==> flow/design.v <==
module cordic #(parameter WIDTH = 32, ITER = 16)(
    input clk,
    input rst,
    input start,
    input mode,  
    input signed [WIDTH-1:0] x_in,
    input signed [WIDTH-1:0] y_in,
    input signed [WIDTH-1:0] z_in,
    output reg signed [WIDTH-1:0] x_out,
    output reg signed [WIDTH-1:0] y_out,
    output reg signed [WIDTH-1:0] z_out,
    output reg done
);
    localparam signed [WIDTH-1:0] K = 32'sd19898;   
    localparam IDLE = 2'd0, PROCESS = 2'd1, DONE = 2'd2;
    reg signed [WIDTH-1:0] x, y, z;
    reg [4:0] i;
    reg [1:0] state;
    reg mode_r;  
    function signed [WIDTH-1:0] atan_table;
        input [3:0] idx;
        case (idx)
            4'd0:  atan_table = 32'sd25736;
            4'd1:  atan_table = 32'sd15192;
            4'd2:  atan_table = 32'sd8027;
            4'd3:  atan_table = 32'sd4074;
            4'd4:  atan_table = 32'sd2045;
            4'd5:  atan_table = 32'sd1023;
            4'd6:  atan_table = 32'sd511;
            4'd7:  atan_table = 32'sd256;
            4'd8:  atan_table = 32'sd128;
            4'd9:  atan_table = 32'sd64;
            4'd10: atan_table = 32'sd32;
            4'd11: atan_table = 32'sd16;
            4'd12: atan_table = 32'sd8;
            4'd13: atan_table = 32'sd4;
            4'd14: atan_table = 32'sd2;
            default: atan_table = 32'sd1;
        endcase
    endfunction
    always @(posedge clk or posedge rst) begin
        if (rst) begin
            state <= IDLE;
            done <= 0;
            x <= 0; y <= 0; z <= 0;
            x_out <= 0; y_out <= 0; z_out <= 0;
            i <= 0;
            mode_r <= 0;
        end 
        else begin
            case (state)
                IDLE: begin
                    done <= 0;
                    if (start) begin
                        x <= mode ? x_in : K;
                        y <= mode ? y_in : 0;
                        z <= mode ? 0 : z_in;
                        mode_r <= mode;
                        i <= 0;
                        state <= PROCESS;
                    end
                end
                PROCESS: begin
                    if (i < ITER) begin
                        if ((mode_r == 0 && z >= 0) || (mode_r == 1 && y < 0)) begin
                            x <= x - (y >>> i);
                            y <= y + (x >>> i);
                            z <= z - atan_table(i[3:0]);
                        end 
                        else begin
                            x <= x + (y >>> i);
                            y <= y - (x >>> i);
                            z <= z + atan_table(i[3:0]);
                        end
                        i <= i + 1;
                    end 
                    else begin
                        x_out <= x;
                        y_out <= y;
                        z_out <= z;
                        done <= 1;
                        state <= DONE;
                    end
                end
                DONE: begin
                    done <= 0;      
                    state <= IDLE;   
                end
            endcase
        end
    end
endmodule
Step by step through the tools: cordic
Tool output for the design above before and after an edit, in the order of the flow. "before" refers to lines of the RTL above, "after" to lines of the edited file. "difference": "after" minus "before" as printed here. "rel. change": 100 x difference / "before". Operators carry their Yosys type and port widths (W data, S select, Z words). Library cell names are shortened. A cell with -- has no value.

Top: cordic. Clock: clk. Standard-cell library: sky130hd. Timing corner: tt_025C_1v80.

Edit of the RTL
Unified diff, file above to edited file. A script made this edit; it was not meant as an optimisation.

```diff
@@ -15,5 +15,5 @@
     localparam IDLE = 2'd0, PROCESS = 2'd1, DONE = 2'd2;
     reg signed [WIDTH-1:0] x, y, z;
-    reg [4:0] i;
+    reg [5:0] i;
     reg [1:0] state;
     reg mode_r;  
```

Word level
Counts by Yosys on the flattened word-level netlist (proc, flatten, opt, wreduce; memories kept). Register bits leave out memories and registers merged into their read ports (data or address). Print and check cells are left out. Memory sizes are those after Yosys's memory passes, which may raise the word count (mostly to a power of two), join words into wider ones and drop unused or constant bits.

Operators by class: add/subtract/negate cells (before 7, after 7, difference 0, rel. change 0.00%); $lt $le $gt $ge (before 3, after 3, difference 0, rel. change 0.00%); equal/unequal tests (before 5, after 5, difference 0, rel. change 0.00%); shifts and indexed selects (before 2, after 2, difference 0, rel. change 0.00%); multiplexer cells (before 29, after 29, difference 0, rel. change 0.00%); bitwise operators (before 2, after 2, difference 0, rel. change 0.00%); reductions and logical operators (before 13, after 13, difference 0, rel. change 0.00%).

Operators by type and width: $mux W5 (before 2, after 0, difference -2, rel. change -100.00%); $sshr A32 B5 Y32 (before 2, after 0, difference -2, rel. change -100.00%); $mux W6 (before 0, after 2, difference +2); $sshr A32 B6 Y32 (before 0, after 2, difference +2); $add A5 B1 Y5 const B (before 1, after 0, difference -1, rel. change -100.00%); $lt A5 B5 Y1 const B (before 1, after 0, difference -1, rel. change -100.00%); $pmux W5 S2 (before 1, after 0, difference -1, rel. change -100.00%); $add A6 B1 Y6 const B (before 0, after 1, difference +1); $lt A6 B5 Y1 const B (before 0, after 1, difference +1); $pmux W6 S2 (before 0, after 1, difference +1); $mux W32 (before 18, after 18, difference 0, rel. change 0.00%); $add A32 B32 Y32 (before 3, after 3, difference 0, rel. change 0.00%); $ne A2 B2 Y1 const B (before 3, after 3, difference 0, rel. change 0.00%); $pmux W32 S2 (before 3, after 3, difference 0, rel. change 0.00%); $reduce_and A2 Y1 (before 3, after 3, difference 0, rel. change 0.00%); $sub A32 B32 Y32 (before 3, after 3, difference 0, rel. change 0.00%); $logic_and A1 B1 Y1 (before 2, after 2, difference 0, rel. change 0.00%); $mux W2 (before 2, after 2, difference 0, rel. change 0.00%); $not A1 Y1 (before 2, after 2, difference 0, rel. change 0.00%); $reduce_and A3 Y1 (before 2, after 2, difference 0, rel. change 0.00%); $reduce_bool A2 Y1 (before 2, after 2, difference 0, rel. change 0.00%); $eq A2 B1 Y1 const B (before 1, after 1, difference 0, rel. change 0.00%); $eq A2 B2 Y1 const B (before 1, after 1, difference 0, rel. change 0.00%); $ge A32 B1 Y1 const B (before 1, after 1, difference 0, rel. change 0.00%); $logic_not A2 Y1 (before 1, after 1, difference 0, rel. change 0.00%); $logic_or A1 B1 Y1 (before 1, after 1, difference 0, rel. change 0.00%); $lt A32 B1 Y1 const B (before 1, after 1, difference 0, rel. change 0.00%); $mux W1 (before 1, after 1, difference 0, rel. change 0.00%).

The list need not be complete.

Word-level totals: bits in registers (before 201, after 202, difference +1, rel. change +0.50%); bits in read-only memories (before 480, after 480, difference 0, rel. change 0.00%); memories kept (before 2, after 2, difference 0, rel. change 0.00%); bits of input ports (before 100, after 100, difference 0, rel. change 0.00%); output and inout port bits (before 97, after 97, difference 0, rel. change 0.00%).

Memory list: words x width with read and write ports (before 16x15 r1 w0; 16x15 r1 w0, after 16x15 r1 w0; 16x15 r1 w0).

Logic depth
Depth = most cells in a row (Yosys ltp): at word level without a register or memory, in the mapped netlist without a sequential cell, where the memories' decode and read muxes count.

Depth: word-level depth (before 10, after 10, difference 0, rel. change 0.00%); ABC_AREA (before 0, after 0); gate-level depth with buffers (before 28, after 28, difference 0, rel. change 0.00%).

Synthesis result
Source: synth_stat.txt of the flow (Yosys; design flattened, memories mapped). It holds for the ABC_AREA given above (unset counts as 0); a run with the other value may have another netlist.

Cells by type: nand2_1 (before 187, after 151, difference -36, rel. change -19.25%); nor2_1 (before 214, after 249, difference +35, rel. change +16.36%); o21ai_0 (before 130, after 99, difference -31, rel. change -23.85%); a31oi_1 (before 16, after 32, difference +16, rel. change +100.00%); o31ai_1 (before 21, after 7, difference -14, rel. change -66.67%); inv_1 (before 40, after 52, difference +12, rel. change +30.00%); nand4_1 (before 7, after 17, difference +10, rel. change +142.86%); a41o_1 (before 0, after 9, difference +9); o22ai_1 (before 34, after 26, difference -8, rel. change -23.53%); and3_1 (before 20, after 27, difference +7, rel. change +35.00%); a221o_1 (before 3, after 10, difference +7, rel. change +233.33%); mux2_2 (before 123, after 117, difference -6, rel. change -4.88%); o21bai_1 (before 12, after 18, difference +6, rel. change +50.00%); or2_2 (before 8, after 13, difference +5, rel. change +62.50%); nor4_1 (before 3, after 8, difference +5, rel. change +166.67%); nor3_1 (before 22, after 26, difference +4, rel. change +18.18%); o211ai_1 (before 17, after 13, difference -4, rel. change -23.53%); a22oi_1 (before 10, after 6, difference -4, rel. change -40.00%).

The list need not be complete.

Mapped netlist: cells in the netlist (before 2087, after 2138, difference +51, rel. change +2.44%); chip area (Yosys) (sq um) (before 18856.8, after 19219.7, difference +362.9, rel. change +1.92%); flip-flop cells (before 202, after 203, difference +1, rel. change +0.50%).

Timing after synthesis
OpenSTA on the mapped netlist: ideal clock, no wires. The path of least setup slack (recovery checks aside). Input and output delay are each 20% of the period. Register names are those of the netlist, which keeps one name where synthesis merged equal registers.

Path after synthesis: path kind (before flip-flop to flip-flop, after flip-flop to flip-flop); start point (before register i[0], after register i[0]); end point (before register y[31], after register z[23]); clock period (ns) (before 7.0, after 7.0, difference 0.0, rel. change 0.00%); setup time (ns) (before 0.130, after 0.126, difference -0.004); time at the first pin (ns) (before 0.000, after 0.000, difference 0.000); arrival (ns) (before 5.917, after 5.470, difference -0.447, rel. change -7.55%); slack (ns) (before 0.953, after 1.404, difference +0.451); path delay (ns) (before 6.047, after 5.596, difference -0.451, rel. change -7.46%); stages on the path (before 27, after 28, difference +1, rel. change +3.70%); path buffers (before 5, after 4, difference -1, rel. change -20.00%); period reached after synthesis (ns) (before 6.047, after 5.596, difference -0.451, rel. change -7.46%).

"path delay" = arrival - input delay + setup time. "stages on the path": output pins that drive a net of the path, with the launching flip-flop's if there is one; two outputs of one cell count as two. "period reached after synthesis" is the clock period less the worst setup slack; recovery checks do not enter. This is arithmetic on one report: input and output delays are still those of the set period (20% each). Between the ends stands the longest chain of elaborated cells between them, by number of cells; it is not shown to be the way that was timed. Of several equally long chains one is given. Each line given opens the expression or statement behind the cell; cells for indexed reads and writes are added by Yosys, which also makes memories of some case tables. A memory read counts as a cell of the chain, while the word-level depth stops at memories. At most two assigning lines are given for a register; there are more.

Between the ends, after synthesis, before:
Cell sequence: dfrtp_1 > buf_6 > buf_12 > buf_12 > buf_6 > buf_6 > mux2_1 > a221oi_2 > o221ai_1 > o211ai_1 > ha_1 > inv_1 > or4_1 > o41ai_1 > xnor2_1 > ha_1 > and4_1 > a221oi_1 > o31ai_1 > o31a_1 > a211oi_1 > a21oi_1 > a21oi_1 > o221ai_1 > a21oi_1 > xnor2_1 > o21ai_1. The figure for cells in the longest elaborated chain is 5. The entry for elaborated cells on any way between the ends reads 9.

RTL lines, path after synthesis, before: from (decl) (RTL line 17) `reg [4:0] i;`; from (assign) (RTL line 47) `i <= 0;`; from (assign) (RTL line 75) `i <= i + 1;`; $sshr A32 B5 Y32 (RTL line 72) `y <= y - (x >>> i);`; $sub A32 B32 Y32 (RTL line 72); $mux W32 (RTL line 65) `if ((mode_r == 0 && z >= 0) || (mode_r == 1 && y < 0)) begin`; $mux W32 (RTL line 64) `if (i < ITER) begin`; $pmux W32 S2 (RTL line 51) `case (state)`; to (assign) (RTL line 56) `y <= mode ? y_in : 0;`; to (assign) (RTL line 67) `y <= y + (x >>> i);`; to (decl) (RTL line 16) `reg signed [WIDTH-1:0] x, y, z;`.

Between the ends, after synthesis, after:
Cell sequence: dfrtp_1 > buf_6 > buf_12 > buf_4 > buf_2 > inv_1 > ha_1 > inv_1 > o21ai_0 > a22oi_1 > ha_1 > nand3b_1 > or3b_2 > nor3b_1 > nor2b_1 > or2_2 > a21oi_1 > a31oi_1 > ha_1 > nand4_1 > nor2_1 > a21boi_0 > nor4_1 > o21ai_0 > a41oi_1 > xnor2_1 > a221oi_1 > nor2_1. The figure for cells in the longest elaborated chain is 8. The entry for elaborated cells on any way between the ends reads 16.

RTL lines, path after synthesis, after: from (decl) (RTL line 17) `reg [5:0] i;`; from (assign) (RTL line 47) `i <= 0;`; from (assign) (RTL line 75) `i <= i + 1;`; $mem_v2 Z16 W15 (RTL line 22) `case (idx)`; $mux W32 (RTL line 65) `if ((mode_r == 0 && z >= 0) || (mode_r == 1 && y < 0)) begin`; $mux W32 (RTL line 64) `if (i < ITER) begin`; $mux W32 (RTL line 51) `case (state)`; $add A32 B32 Y32 (RTL line 73) `z <= z + atan_table(i[3:0]);`; $mux W32 (RTL line 65); $mux W32 (RTL line 64); $pmux W32 S2 (RTL line 51); to (assign) (RTL line 57) `z <= mode ? 0 : z_in;`; to (assign) (RTL line 68) `z <= z - atan_table(i[3:0]);`; to (decl) (RTL line 16) `reg signed [WIDTH-1:0] x, y, z;`.

Timing after layout
Path of least setup slack in the final report of each run of set A (OpenROAD, finished layout, wires in). Where an end is a register, its clock arrival counts in the times.

Path after layout: path kind (before flip-flop to flip-flop, after flip-flop to flip-flop); start point (before register i[0], after register i[0]); end point (before register x[30], after register y[30]); clock period (ns) (before 6.68, after 6.68, difference 0.00, rel. change 0.00%); setup time (ns) (before 0.08, after 0.10, difference +0.02); time at the first pin (ns) (before 0.57, after 0.56, difference -0.01, rel. change -1.75%); arrival (ns) (before 6.77, after 6.67, difference -0.10, rel. change -1.48%); slack (ns) (before 0.39, after 0.48, difference +0.09); stages on the path (before 26, after 24, difference -2, rel. change -7.69%); path buffers (before 1, after 3, difference +2, rel. change +200.00%).

Between the ends stands the longest chain of elaborated cells between them, by number of cells; it is not shown to be the way that was timed. Of several equally long chains one is given. At most two assigning lines are given for a register; there are more.

Between the ends, after layout, before:
Cell sequence: dfrtp_4 > buf_12 > mux4_1 > mux2i_1 > mux2_2 > o221a_2 > ha_1 > and2_1 > and3_1 > nand2_1 > nor2_1 > a21oi_1 > xnor2_1 > o21ai_0 > ha_1 > and3_1 > nand2_1 > nor2_1 > a211oi_1 > o21a_1 > o31ai_2 > o31a_1 > o31a_1 > nor4_1 > a41oi_1 > a31oi_1. The figure for cells in the longest elaborated chain is 5. The entry for elaborated cells on any way between the ends reads 9.

RTL lines, path after layout, before: from (decl) (RTL line 17) `reg [4:0] i;`; from (assign) (RTL line 47) `i <= 0;`; from (assign) (RTL line 75) `i <= i + 1;`; $sshr A32 B5 Y32 (RTL line 71) `x <= x + (y >>> i);`; $add A32 B32 Y32 (RTL line 71); $mux W32 (RTL line 65) `if ((mode_r == 0 && z >= 0) || (mode_r == 1 && y < 0)) begin`; $mux W32 (RTL line 64) `if (i < ITER) begin`; $pmux W32 S2 (RTL line 51) `case (state)`; to (assign) (RTL line 55) `x <= mode ? x_in : K;`; to (assign) (RTL line 66) `x <= x - (y >>> i);`; to (decl) (RTL line 16) `reg signed [WIDTH-1:0] x, y, z;`.

Between the ends, after layout, after:
Cell sequence: dfrtp_4 > buf_12 > buf_4 > mux2i_1 > a22o_1 > nor2_1 > o21ai_0 > o21ai_0 > nor2_1 > ha_1 > nor2_1 > a21oi_1 > fa_1 > a21o_1 > a21o_1 > a2111oi_0 > buf_4 > o41a_1 > o211ai_1 > a41oi_1 > o21ai_0 > a221o_1 > mux2i_1 > a211oi_1. The figure for cells in the longest elaborated chain is 5. The entry for elaborated cells on any way between the ends reads 9.

RTL lines, path after layout, after: from (decl) (RTL line 17) `reg [5:0] i;`; from (assign) (RTL line 47) `i <= 0;`; from (assign) (RTL line 75) `i <= i + 1;`; $sshr A32 B6 Y32 (RTL line 72) `y <= y - (x >>> i);`; $sub A32 B32 Y32 (RTL line 72); $mux W32 (RTL line 65) `if ((mode_r == 0 && z >= 0) || (mode_r == 1 && y < 0)) begin`; $mux W32 (RTL line 64) `if (i < ITER) begin`; $pmux W32 S2 (RTL line 51) `case (state)`; to (assign) (RTL line 56) `y <= mode ? y_in : 0;`; to (assign) (RTL line 67) `y <= y + (x >>> i);`; to (decl) (RTL line 16) `reg signed [WIDTH-1:0] x, y, z;`.

Layout results
Runs of the flow (Yosys, OpenROAD) on both versions; the two runs of a pair have the same settings. The constraints put input and output delay at 20% of the set period each and load the outputs with 0.01 pF.

Settings, set A:
For CORE_UTILIZATION the number is 40. For period_ns the number is 6.68. The entry for CAP_MARGIN reads 20. The figure for CORE_MARGIN is 2. The entry for SLEW_MARGIN reads 20.

Final reports, set A: synthesized cell area (sq um) (before 18856.8, after 19219.7, difference +362.9, rel. change +1.92%); die footprint (sq um) (before 48894.1, after 49818.2, difference +924.1, rel. change +1.89%); standard-cell area after layout (sq um) (before 22631.7, after 22958.3, difference +326.6, rel. change +1.44%); worst setup slack after layout (ns) (before 0.394, after 0.482, difference +0.088); final setup TNS (ns) (before 0.000, after 0.000, difference 0.000); worst hold slack after layout (ns) (before 0.480, after 0.490, difference +0.010).

Settings, set B:
ABC_AREA: 0. For CELL_PAD_IN_SITES_DETAIL_PLACEMENT the number is 0. The figure for CORE_MARGIN is 8. For CORE_UTILIZATION the number is 40. Under CTS_CLUSTER_DIAMETER stands 183. For GPL_ROUTABILITY_DRIVEN the number is 1. GPL_TIMING_DRIVEN: 1. MAX_ROUTING_LAYER: met4. The figure for PLACE_DENSITY_LB_ADDON is 0.26. The entry for SLEW_MARGIN reads 35. TNS_END_PERCENT: 100. For period_ns the number is 4.64. The entry for CAP_MARGIN reads 20.

Final reports, set B: synthesized cell area (sq um) (before 18856.8, after 19219.7, difference +362.9, rel. change +1.92%); die footprint (sq um) (before 54344.9, after 55319.0, difference +974.1, rel. change +1.79%); standard-cell area after layout (sq um) (before 29200.5, after 29619.7, difference +419.2, rel. change +1.44%); worst setup slack after layout (ns) (before -0.987, after -0.855, difference +0.132); final setup TNS (ns) (before -34.403, after -32.631, difference +1.772); worst hold slack after layout (ns) (before 0.502, after 0.490, difference -0.012).
